==> flow/design.v <==
module timer_peripheral (
    input wire clk,
    input wire reset_n,
    input wire [15:0] addr,
    input wire [31:0] data_in,
    output reg [31:0] data_out,
    input wire write_enable,
    input wire read_enable,
    output reg interrupt,
    input wire interrupt_ack,
    output wire ready,
    output wire [7:0] timer_count
);
    reg [7:0] count_reg;
    reg [7:0] load_value;
    reg timer_enable;
    reg interrupt_enable;
    reg interrupt_flag;
    reg [15:0] prescaler;
    reg [15:0] prescaler_counter;
    localparam TIMER_COUNT_REG = 16'h0000;   
    localparam TIMER_LOAD_REG  = 16'h0004;   
    localparam TIMER_CTRL_REG  = 16'h0008;   
    localparam TIMER_CLEAR_REG = 16'h000C;   
    localparam TIMER_STATUS_REG = 16'h0010;  
    assign ready = 1'b1;
    assign timer_count = count_reg;
    always @(posedge clk or negedge reset_n) begin
        if (!reset_n) begin
            count_reg <= 8'h0F;            
            load_value <= 8'h0F;
            timer_enable <= 1'b1;          
            interrupt_enable <= 1'b1;      
            interrupt_flag <= 1'b0;
            prescaler <= 16'h00FF;         
            prescaler_counter <= 16'h0000;
            interrupt <= 1'b0;
            data_out <= 32'h00000000;
        end else begin
            if (timer_enable) begin
                if (prescaler_counter >= prescaler) begin
                    prescaler_counter <= 16'h0000;
                    if (count_reg == 8'h00) begin
                        interrupt_flag <= 1'b1;
                        if (interrupt_enable) begin
                            interrupt <= 1'b1;
                        end
                        count_reg <= load_value;  
                    end else begin
                        count_reg <= count_reg - 1'b1;
                    end
                end else begin
                    prescaler_counter <= prescaler_counter + 1'b1;
                end
            end
            if (interrupt_ack) begin
                interrupt <= 1'b0;
                interrupt_flag <= 1'b0;
            end
            if (read_enable) begin
                case (addr)
                    TIMER_COUNT_REG: begin
                        data_out <= {24'h000000, count_reg};
                    end
                    TIMER_LOAD_REG: begin
                        data_out <= {24'h000000, load_value};
                    end
                    TIMER_CTRL_REG: begin
                        data_out <= {30'h00000000, interrupt_enable, timer_enable};
                    end
                    TIMER_STATUS_REG: begin
                        data_out <= {31'h00000000, interrupt_flag};
                    end
                    default: begin
                        data_out <= 32'h00000000;
                    end
                endcase
            end else if (write_enable) begin
                case (addr)
                    TIMER_LOAD_REG: begin
                        load_value <= data_in[7:0];
                    end
                    TIMER_CTRL_REG: begin
                        timer_enable <= data_in[0];
                        interrupt_enable <= data_in[1];
                    end
                    TIMER_CLEAR_REG: begin
                        if (data_in[0]) begin
                            interrupt <= 1'b0;
                            interrupt_flag <= 1'b0;
                        end
                    end
                    default: begin
                    end
                endcase
                data_out <= 32'h00000000;
            end else begin
                data_out <= 32'h00000000;
            end
        end
    end
endmodule
module led_gpio_peripheral (
    input wire clk,
    input wire reset_n,
    input wire [15:0] addr,
    input wire [31:0] data_in,
    output reg [31:0] data_out,
    input wire write_enable,
    input wire read_enable,
    output reg [7:0] led_out,
    output wire ready
);
    reg [7:0] led_data_reg;
    reg [7:0] led_direction_reg;   
    reg [7:0] led_input_reg;       
    localparam LED_DATA_REG = 16'h0000;       
    localparam LED_DIR_REG  = 16'h0004;       
    localparam LED_INPUT_REG = 16'h0008;      
    assign ready = 1'b1;
    always @(posedge clk or negedge reset_n) begin
        if (!reset_n) begin
            led_data_reg <= 8'h00;
            led_direction_reg <= 8'hFF;     
            led_out <= 8'h00;
            data_out <= 32'h00000000;
            led_input_reg <= 8'h00;
        end else begin
            led_out <= led_data_reg & led_direction_reg;
            if (read_enable) begin
                case (addr)
                    LED_DATA_REG: begin
                        data_out <= {24'h000000, led_data_reg};
                    end
                    LED_DIR_REG: begin
                        data_out <= {24'h000000, led_direction_reg};
                    end
                    LED_INPUT_REG: begin
                        data_out <= {24'h000000, led_out};
                    end
                    default: begin
                        data_out <= 32'h00000000;
                    end
                endcase
            end else if (write_enable) begin
                case (addr)
                    LED_DATA_REG: begin
                        led_data_reg <= data_in[7:0];
                    end
                    LED_DIR_REG: begin
                        led_direction_reg <= data_in[7:0];
                    end
                    default: begin
                    end
                endcase
                data_out <= 32'h00000000;
            end else begin
                data_out <= 32'h00000000;
            end
        end
    end
endmodule
module memory_peripheral (
    input wire clk,
    input wire reset_n,
    input wire [15:0] addr,
    input wire [31:0] data_in,
    output reg [31:0] data_out,
    input wire write_enable,
    input wire read_enable,
    output wire ready
);
    reg [31:0] ram_memory [0:63];
    reg [5:0] ram_addr;
    integer i;   
    assign ready = 1'b1;
    always @(*) begin
        ram_addr = addr[7:2];   
    end
    always @(posedge clk or negedge reset_n) begin
        if (!reset_n) begin
            data_out <= 32'h00000000;
            for (i = 0; i < 64; i = i + 1) begin
                ram_memory[i] <= 32'h00000000;
            end
        end else begin
            if (write_enable) begin
                ram_memory[ram_addr] <= data_in;
                data_out <= 32'h00000000;   
            end else if (read_enable) begin
                data_out <= ram_memory[ram_addr];
            end else begin
                data_out <= 32'h00000000;
            end
        end
    end
    wire [31:0] mem_loc_0 = ram_memory[0];
    wire [31:0] mem_loc_1 = ram_memory[1];
    wire [31:0] mem_loc_2 = ram_memory[2];
    wire [31:0] mem_loc_3 = ram_memory[3];
endmodule
module soc_top (
    input wire clk,
    input wire reset_n,
    input wire [31:0] cpu_addr,
    input wire [31:0] cpu_data_out,
    input wire cpu_write_enable,
    input wire cpu_read_enable,
    input wire cpu_interrupt_ack,
    output wire [31:0] cpu_data_in,
    output wire [7:0] led_out,
    output wire timer_interrupt,
    output wire [7:0] timer_count,
    output wire [31:0] ram_data_out,
    output wire [7:0] ram_addr_debug
);
    wire timer_select;
    wire led_select;
    wire ram_select;
    wire [31:0] timer_data_out;
    wire timer_ready;
    wire [31:0] led_data_out;
    wire led_ready;
    wire [31:0] ram_data_out_int;
    wire ram_ready;
    assign timer_select = (cpu_addr[31:16] == 16'h4000);   
    assign led_select   = (cpu_addr[31:16] == 16'h4001);   
    assign ram_select   = (cpu_addr[31:16] == 16'h2000);   
    assign cpu_data_in = timer_select ? timer_data_out :
                        led_select   ? led_data_out :
                        ram_select   ? ram_data_out_int :
                        32'h00000000;
    timer_peripheral timer_inst (
        .clk(clk),
        .reset_n(reset_n),
        .addr(cpu_addr[15:0]),
        .data_in(cpu_data_out),
        .data_out(timer_data_out),
        .write_enable(cpu_write_enable & timer_select),
        .read_enable(cpu_read_enable & timer_select),
        .interrupt(timer_interrupt),
        .interrupt_ack(cpu_interrupt_ack),
        .ready(timer_ready),
        .timer_count(timer_count)
    );
    led_gpio_peripheral led_inst (
        .clk(clk),
        .reset_n(reset_n),
        .addr(cpu_addr[15:0]),
        .data_in(cpu_data_out),
        .data_out(led_data_out),
        .write_enable(cpu_write_enable & led_select),
        .read_enable(cpu_read_enable & led_select),
        .led_out(led_out),
        .ready(led_ready)
    );
    memory_peripheral ram_inst (
        .clk(clk),
        .reset_n(reset_n),
        .addr(cpu_addr[15:0]),
        .data_in(cpu_data_out),
        .data_out(ram_data_out_int),
        .write_enable(cpu_write_enable & ram_select),
        .read_enable(cpu_read_enable & ram_select),
        .ready(ram_ready)
    );
    assign ram_data_out = ram_data_out_int;
    assign ram_addr_debug = cpu_addr[7:0];
endmodule
Wiki page: soc_top / tool data

Tool chain data of soc_top

Each step is given for the RTL above and for the edited RTL.
"before" refers to lines of the RTL above, "after" to lines of the edited file.
"difference" is "after" less "before", of the values as shown; "rel. change" is that difference over "before", in percent.
Not given: n/a

Top: soc_top
Clock input: clk
Cell library: sky130hd
Timing corner: tt_025C_1v80

Edit of the RTL

The edit as a unified diff against the file above.
The edited RTL no longer does the same as the RTL above: the edit was made by script, with no optimisation intended.

```diff
@@ -123,9 +123,7 @@
             led_data_reg <= 8'h00;
             led_direction_reg <= 8'hFF;     
-            led_out <= 8'h00;
             data_out <= 32'h00000000;
             led_input_reg <= 8'h00;
         end else begin
-            led_out <= led_data_reg & led_direction_reg;
             if (read_enable) begin
                 case (addr)
@@ -160,4 +158,5 @@
         end
     end
+    always @(*) led_out = led_data_reg & led_direction_reg;
 endmodule
 module memory_peripheral (
```

Word level

Yosys after proc, flatten, opt, wreduce and memory -nomap, before mapping. Enables and synchronous resets that opt folds into registers are not counted as muxes. Print and check cells are not counted. Equal cells are merged and count once.

Storage and ports:

| element                    | before | after | difference | rel. change (%) |
| elaborated cells           | 260    | 259   | -1         | -0.38 |
| input bits                 | 69     | 69    | 0          | 0.00 |
| bits in registers          | 2204   | 2196  | -8         | -0.36 |
| output and inout port bits | 89     | 89    | 0          | 0.00 |

Operators by class:

| element                   | before | after | difference | rel. change (%) |
| add/subtract/negate cells | 2      | 2     | 0          | 0.00 |
| order comparisons         | 1      | 1     | 0          | 0.00 |
| muxes and demuxes         | 29     | 29    | 0          | 0.00 |
| bitwise logic cells       | 9      | 9     | 0          | 0.00 |
| reduce/logical cells      | 72     | 72    | 0          | 0.00 |
| equal/unequal tests       | 70     | 70    | 0          | 0.00 |

Operator list:

| kind                                                                | before | after | difference | rel. change (%) |
| AND reduction 2 bit                                                 | 65     | 65    | 0          | 0.00 |
| equality test 6 bit (second input constant)                         | 32     | 32    | 0          | 0.00 |
| 2-to-1 mux 1 bit                                                    | 17     | 17    | 0          | 0.00 |
| equality test 6 x 5 -> 1 bit (second input constant)                | 16     | 16    | 0          | 0.00 |
| equality test 6 x 4 -> 1 bit (second input constant)                | 8      | 8     | 0          | 0.00 |
| 2-to-1 mux 32 bit                                                   | 7      | 7     | 0          | 0.00 |
| bitwise AND 1 bit                                                   | 6      | 6     | 0          | 0.00 |
| equality test 6 x 3 -> 1 bit (second input constant)                | 4      | 4     | 0          | 0.00 |
| AND reduction 3 bit                                                 | 4      | 4     | 0          | 0.00 |
| equality test 16 x 15 -> 1 bit (second input constant)              | 2      | 2     | 0          | 0.00 |
| equality test 16 x 4 -> 1 bit (second input constant)               | 2      | 2     | 0          | 0.00 |
| equality test 6 x 2 -> 1 bit (second input constant)                | 2      | 2     | 0          | 0.00 |
| inverter 1 bit                                                      | 2      | 2     | 0          | 0.00 |
| adder 16 x 1 -> 16 bit (second input constant)                      | 1      | 1     | 0          | 0.00 |
| bitwise AND 8 bit                                                   | 1      | 1     | 0          | 0.00 |
| equality test 16 x 14 -> 1 bit (second input constant)              | 1      | 1     | 0          | 0.00 |
| equality test 16 x 3 -> 1 bit (second input constant)               | 1      | 1     | 0          | 0.00 |
| equality test 16 x 5 -> 1 bit (second input constant)               | 1      | 1     | 0          | 0.00 |
| equality test 6 x 1 -> 1 bit (second input constant)                | 1      | 1     | 0          | 0.00 |
| greater-or-equal comparator 16 x 8 -> 1 bit (second input constant) | 1      | 1     | 0          | 0.00 |
| logical NOT 16 bit                                                  | 1      | 1     | 0          | 0.00 |
| logical NOT 6 bit                                                   | 1      | 1     | 0          | 0.00 |
| logical NOT 8 bit                                                   | 1      | 1     | 0          | 0.00 |
| 2-to-1 mux 16 bit                                                   | 1      | 1     | 0          | 0.00 |
| 2-to-1 mux 8 bit                                                    | 1      | 1     | 0          | 0.00 |
| parallel mux 32 bit (select 64 bit)                                 | 1      | 1     | 0          | 0.00 |
| parallel mux 8 bit (select 3 bit)                                   | 1      | 1     | 0          | 0.00 |
| parallel mux 8 bit (select 4 bit)                                   | 1      | 1     | 0          | 0.00 |
| subtractor 8 x 1 -> 8 bit (second input constant)                   | 1      | 1     | 0          | 0.00 |

Longest topological paths

Longest topological path by Yosys (ltp), each cell counted once; first at word level (registers and memories cut), then after technology mapping (sequential cells cut; the memories' decode and read muxes count).

Depth:

| element                      | before | after | difference | rel. change (%) |
| depth in word-level cells    | 9      | 9     | 0          | 0.00 |
| ABC_AREA                     | 0      | 0     | n/a        | n/a |
| depth in mapped cells        | 11     | 11    | 0          | 0.00 |
| depth with buffers taken out | 7      | 7     | 0          | 0.00 |

Synthesis result

Yosys stat after the flow's synthesis: flattened, memories mapped to cells. It holds for the ABC_AREA given above (unset counts as 0); a run with the other value may have another netlist.

Synthesis totals:

| element                            | before  | after   | difference | rel. change (%) |
| sequential part of the area (um^2) | 53974.3 | 53774.1 | -200.2     | -0.37 |
| mapped flip-flops                  | 2156    | 2148    | -8         | -0.37 |
| mapped cells                       | 6860    | 6970    | +110       | +1.60 |
| synthesis area (um^2)              | 93603.5 | 94101.5 | +498.0     | +0.53 |
| buffer cells                       | 700     | 689     | -11        | -1.57 |

Cells by type:

| type                       | before | after | difference | rel. change (%) |
| sky130_fd_sc_hd__a22oi_1   | 790    | 715   | -75        | -9.49 |
| sky130_fd_sc_hd__nand2_1   | 103    | 151   | +48        | +46.60 |
| sky130_fd_sc_hd__a22o_1    | 22     | 68    | +46        | +209.09 |
| sky130_fd_sc_hd__and2_1    | 82     | 38    | -44        | -53.66 |
| sky130_fd_sc_hd__a2bb2oi_1 | 47     | 6     | -41        | -87.23 |
| sky130_fd_sc_hd__nand4_1   | 170    | 130   | -40        | -23.53 |
| sky130_fd_sc_hd__nor3_1    | 19     | 56    | +37        | +194.74 |
| sky130_fd_sc_hd__nor2_1    | 56     | 91    | +35        | +62.50 |
| sky130_fd_sc_hd__a21oi_1   | 60     | 87    | +27        | +45.00 |
| sky130_fd_sc_hd__a32oi_1   | 3      | 30    | +27        | +900.00 |
| sky130_fd_sc_hd__clkbuf_1  | 354    | 379   | +25        | +7.06 |
| sky130_fd_sc_hd__mux2_2    | 275    | 300   | +25        | +9.09 |
| sky130_fd_sc_hd__buf_1     | 76     | 51    | -25        | -32.89 |
| sky130_fd_sc_hd__o21ai_0   | 41     | 16    | -25        | -60.98 |
| sky130_fd_sc_hd__nor4_1    | 56     | 74    | +18        | +32.14 |
| sky130_fd_sc_hd__mux2i_1   | 63     | 47    | -16        | -25.40 |
| sky130_fd_sc_hd__and3_1    | 136    | 150   | +14        | +10.29 |
| sky130_fd_sc_hd__a211oi_1  | 0      | 14    | +14        | n/a |

The list need not be complete.
By module: a second synthesis without flattening, with its own total; a netlist apart from the flattened one above.

Unflattened totals:

| element                                        | before  | after   | difference | rel. change (%) |
| cell total of the unflattened synthesis        | 7106    | 7086    | -20        | -0.28 |
| area total of the unflattened synthesis (um^2) | 95711.8 | 95450.3 | -261.5     | -0.27 |

Rows give one instance, submodules left out.

By module, before:

| module              | sequential area (um^2) | times used | area (um^2) | cells |
| memory_peripheral   | 52049.9                | 1          | 90815.8     | 6595 |
| timer_peripheral    | 1113.6                 | 1          | 2312.2      | 231 |
| led_gpio_peripheral | 810.8                  | 1          | 1561.5      | 133 |
| soc_top             | 0.0                    | 1          | 1022.2      | 147 |

By module, after:

| module              | sequential area (um^2) | times used | area (um^2) | cells |
| memory_peripheral   | 52049.9                | 1          | 90815.8     | 6595 |
| timer_peripheral    | 1113.6                 | 1          | 2312.2      | 231 |
| led_gpio_peripheral | 610.6                  | 1          | 1300.0      | 113 |
| soc_top             | 0.0                    | 1          | 1022.2      | 147 |

Worst setup path after synthesis

Source: OpenSTA report_checks on the synthesized netlist (no wires, ideal clock, input and output delay 20% of the period each), path of least setup slack; recovery checks are left aside. Register names are those of the netlist, which keeps one name where synthesis merged equal registers.

Timing path after synthesis:

| element                             | before             | after              | difference | rel. change (%) |
| path type                           | input to output    | input to output    | n/a        | n/a |
| start point                         | in cpu_addr[22]    | in cpu_addr[22]    | n/a        | n/a |
| end point                           | out cpu_data_in[2] | out cpu_data_in[2] | n/a        | n/a |
| data arrival time (ns)              | 3.355              | 3.407              | +0.052     | +1.55 |
| required time (ns)                  | 8.000              | 8.000              | 0.000      | 0.00 |
| clock period (ns)                   | 10.0               | 10.0               | 0.0        | 0.00 |
| output delay (ns)                   | 2.000              | 2.000              | 0.000      | 0.00 |
| path slack (ns)                     | 4.645              | 4.593              | -0.052     | n/a |
| external input delay (ns)           | 2.000              | 2.000              | 0.000      | 0.00 |
| delay of the path (ns)              | 1.355              | 1.407              | +0.052     | +3.84 |
| stages on the path                  | 6                  | 6                  | 0          | 0.00 |
| time at the first pin (ns)          | 2.000              | 2.000              | 0.000      | 0.00 |
| path buffers                        | 1                  | 1                  | 0          | 0.00 |
| period reached after synthesis (ns) | 5.355              | 5.407              | +0.052     | +0.97 |

"delay of the path" is the arrival time less input delay plus setup time.
At an output port there is no setup time.
"stages on the path": output pins that drive a net of the path, with the launching flip-flop's if there is one; two outputs of one cell count as two.
"period reached after synthesis" = period - worst setup slack (recovery checks aside). The figure is calculated, with input and output delays left at 20% of the set period.
Between the ends stands the longest chain of elaborated cells between them, by number of cells; it is not shown to be the way that was timed. Of several equally long chains one is given.
Each line given opens the expression or statement behind the cell; cells for indexed reads and writes are added by Yosys, which also makes memories of some case tables.

Between the ends, after synthesis, before:
Path through: sky130_fd_sc_hd__nor4_1 > sky130_fd_sc_hd__nand4b_1 > sky130_fd_sc_hd__nor4_4 > sky130_fd_sc_hd__clkbuf_1 > sky130_fd_sc_hd__a222oi_1 > sky130_fd_sc_hd__inv_1
Cells in the longest elaborated chain: 4
Elaborated cells on any way between the ends: 6
Source lines of those cells: 6
Classes of those cells: eq/ne: 3; mux: 3

RTL lines, path after synthesis, before:

| element                        | RTL line | source |
| start: declaration             | 205      | `input wire [31:0] cpu_addr,` |
| equality test 16 x 14 -> 1 bit | 228      | `assign ram_select   = (cpu_addr[31:16] == 16'h2000);` |
| 2-to-1 mux 32 bit              | 231      | `ram_select   ? ram_data_out_int :` |
| 2-to-1 mux 32 bit              | 230      | `led_select   ? led_data_out :` |
| 2-to-1 mux 32 bit              | 229      | `assign cpu_data_in = timer_select ? timer_data_out :` |
| end: declaration               | 210      | `output wire [31:0] cpu_data_in,` |

Between the ends, after synthesis, after:
Path through: sky130_fd_sc_hd__nor4_1 > sky130_fd_sc_hd__nand4b_1 > sky130_fd_sc_hd__nor4_4 > sky130_fd_sc_hd__clkbuf_1 > sky130_fd_sc_hd__a222oi_1 > sky130_fd_sc_hd__inv_1
Cells in the longest elaborated chain: 4
Elaborated cells on any way between the ends: 6
Source lines of those cells: 6
Classes of those cells: eq/ne: 3; mux: 3

RTL lines, path after synthesis, after:

| element                        | RTL line | source |
| start: declaration             | 204      | `input wire [31:0] cpu_addr,` |
| equality test 16 x 14 -> 1 bit | 227      | `assign ram_select   = (cpu_addr[31:16] == 16'h2000);` |
| 2-to-1 mux 32 bit              | 230      | `ram_select   ? ram_data_out_int :` |
| 2-to-1 mux 32 bit              | 229      | `led_select   ? led_data_out :` |
| 2-to-1 mux 32 bit              | 228      | `assign cpu_data_in = timer_select ? timer_data_out :` |
| end: declaration               | 209      | `output wire [31:0] cpu_data_in,` |

Worst path after layout

Path of least setup slack in the final report of each run of set A (OpenROAD, finished layout, wires in). Where an end is a register, its clock arrival counts in the times.

Timing path post-layout:

| element                    | before              | after              | difference | rel. change (%) |
| path type                  | input to output     | input to output    | n/a        | n/a |
| start point                | in cpu_addr[22]     | in cpu_addr[22]    | n/a        | n/a |
| end point                  | out cpu_data_in[25] | out cpu_data_in[4] | n/a        | n/a |
| clock period (ns)          | 10.0                | 10.0               | 0.0        | 0.00 |
| required time (ns)         | 8.00                | 8.00               | 0.00       | 0.00 |
| stages on the path         | 7                   | 8                  | +1         | +14.29 |
| output delay (ns)          | 2.00                | 2.00               | 0.00       | 0.00 |
| data arrival time (ns)     | 5.25                | 5.01               | -0.24      | -4.57 |
| path buffers               | 3                   | 3                  | 0          | 0.00 |
| path slack (ns)            | 2.75                | 2.99               | +0.24      | n/a |
| time at the first pin (ns) | 2.00                | 2.00               | 0.00       | 0.00 |
| external input delay (ns)  | 2.00                | 2.00               | 0.00       | 0.00 |

Between the ends stands the longest chain of elaborated cells between them, by number of cells; it is not shown to be the way that was timed. Of several equally long chains one is given.

Between the ends, post-layout, before:
Path through: sky130_fd_sc_hd__clkdlybuf4s50_1 > sky130_fd_sc_hd__nor4_1 > sky130_fd_sc_hd__nand4b_1 > sky130_fd_sc_hd__nor4_4 > sky130_fd_sc_hd__buf_4 > sky130_fd_sc_hd__and2_1 > sky130_fd_sc_hd__clkdlybuf4s50_1
Cells in the longest elaborated chain: 4
Elaborated cells on any way between the ends: 6
Source lines of those cells: 6
Classes of those cells: eq/ne: 3; mux: 3

RTL lines, path post-layout, before:

| element                        | RTL line | source |
| start: declaration             | 205      | `input wire [31:0] cpu_addr,` |
| equality test 16 x 14 -> 1 bit | 228      | `assign ram_select   = (cpu_addr[31:16] == 16'h2000);` |
| 2-to-1 mux 32 bit              | 231      | `ram_select   ? ram_data_out_int :` |
| 2-to-1 mux 32 bit              | 230      | `led_select   ? led_data_out :` |
| 2-to-1 mux 32 bit              | 229      | `assign cpu_data_in = timer_select ? timer_data_out :` |
| end: declaration               | 210      | `output wire [31:0] cpu_data_in,` |

Between the ends, post-layout, after:
Path through: sky130_fd_sc_hd__clkdlybuf4s50_1 > sky130_fd_sc_hd__nor4_1 > sky130_fd_sc_hd__nand4b_1 > sky130_fd_sc_hd__nor4_4 > sky130_fd_sc_hd__buf_4 > sky130_fd_sc_hd__a222oi_1 > sky130_fd_sc_hd__inv_1 > sky130_fd_sc_hd__clkdlybuf4s50_1
Cells in the longest elaborated chain: 4
Elaborated cells on any way between the ends: 6
Source lines of those cells: 6
Classes of those cells: eq/ne: 3; mux: 3

RTL lines, path post-layout, after:

| element                        | RTL line | source |
| start: declaration             | 204      | `input wire [31:0] cpu_addr,` |
| equality test 16 x 14 -> 1 bit | 227      | `assign ram_select   = (cpu_addr[31:16] == 16'h2000);` |
| 2-to-1 mux 32 bit              | 230      | `ram_select   ? ram_data_out_int :` |
| 2-to-1 mux 32 bit              | 229      | `led_select   ? led_data_out :` |
| 2-to-1 mux 32 bit              | 228      | `assign cpu_data_in = timer_select ? timer_data_out :` |
| end: declaration               | 209      | `output wire [31:0] cpu_data_in,` |

Measured runs

Both versions went through the flow (Yosys, OpenROAD) with the same settings in each pair. Constraints: input delay and output delay 20% of the set period each, output load 0.01 pF.

Flow settings, set A:
CORE_UTILIZATION: 35
PLACE_DENSITY: 0.5
period_ns: 10.0
CAP_MARGIN: 20
CORE_MARGIN: 2
SLEW_MARGIN: 20

Final reports, set A:

| element                                | before   | after    | difference | rel. change (%) |
| period reached (ns)                    | 7.247    | 7.014    | -0.233     | -3.22 |
| worst setup slack after layout (ns)    | 2.753    | 2.986    | +0.233     | n/a |
| netlist area reported by Yosys (um^2)  | 93603.5  | 94101.5  | +498.0     | +0.53 |
| post-layout utilization (%)            | 40.2     | 40.4     | +0.2       | n/a |
| setup TNS (ns)                         | 0.000    | 0.000    | 0.000      | n/a |
| total power of the final layout (uW)   | 18149    | 18159    | +10        | +0.06 |
| die outline area (um^2)                | 271592.0 | 273027.0 | +1435.0    | +0.53 |
| final worst hold slack (ns)            | 0.482    | 0.481    | -0.001     | n/a |
| standard-cell area after layout (um^2) | 106831.0 | 108271.0 | +1440.0    | +1.35 |

Flow settings, set B:
CAP_MARGIN: 30
CORE_ASPECT_RATIO: 1.33
CORE_UTILIZATION: 67
CTS_CLUSTER_DIAMETER: 325
CTS_CLUSTER_SIZE: 65
MIN_ROUTING_LAYER: met1
TNS_END_PERCENT: 5
period_ns: 7.56
CORE_MARGIN: 2
SLEW_MARGIN: 20

Final reports, set B:

| element                                | before   | after    | difference | rel. change (%) |
| period reached (ns)                    | 5.814    | 5.882    | +0.068     | +1.17 |
| worst setup slack after layout (ns)    | 1.746    | 1.678    | -0.068     | n/a |
| netlist area reported by Yosys (um^2)  | 93603.5  | 94101.5  | +498.0     | +0.53 |
| post-layout utilization (%)            | 71.4     | 72.3     | +0.9       | n/a |
| setup TNS (ns)                         | 0.000    | 0.000    | 0.000      | n/a |
| total power of the final layout (uW)   | 16643    | 16758    | +115       | +0.69 |
| die outline area (um^2)                | 142742.0 | 143495.0 | +753.0     | +0.53 |
| final worst hold slack (ns)            | 0.503    | 0.514    | +0.011     | n/a |
| standard-cell area after layout (um^2) | 99162.6  | 100723.0 | +1560.4    | +1.57 |

By "period reached" is meant the clock period of the run minus its worst setup slack. This is arithmetic on one report: input and output delays are still those of the set period (20% each).
"total power of the final layout": no workload was simulated; the value follows from the tool's default switching activity.
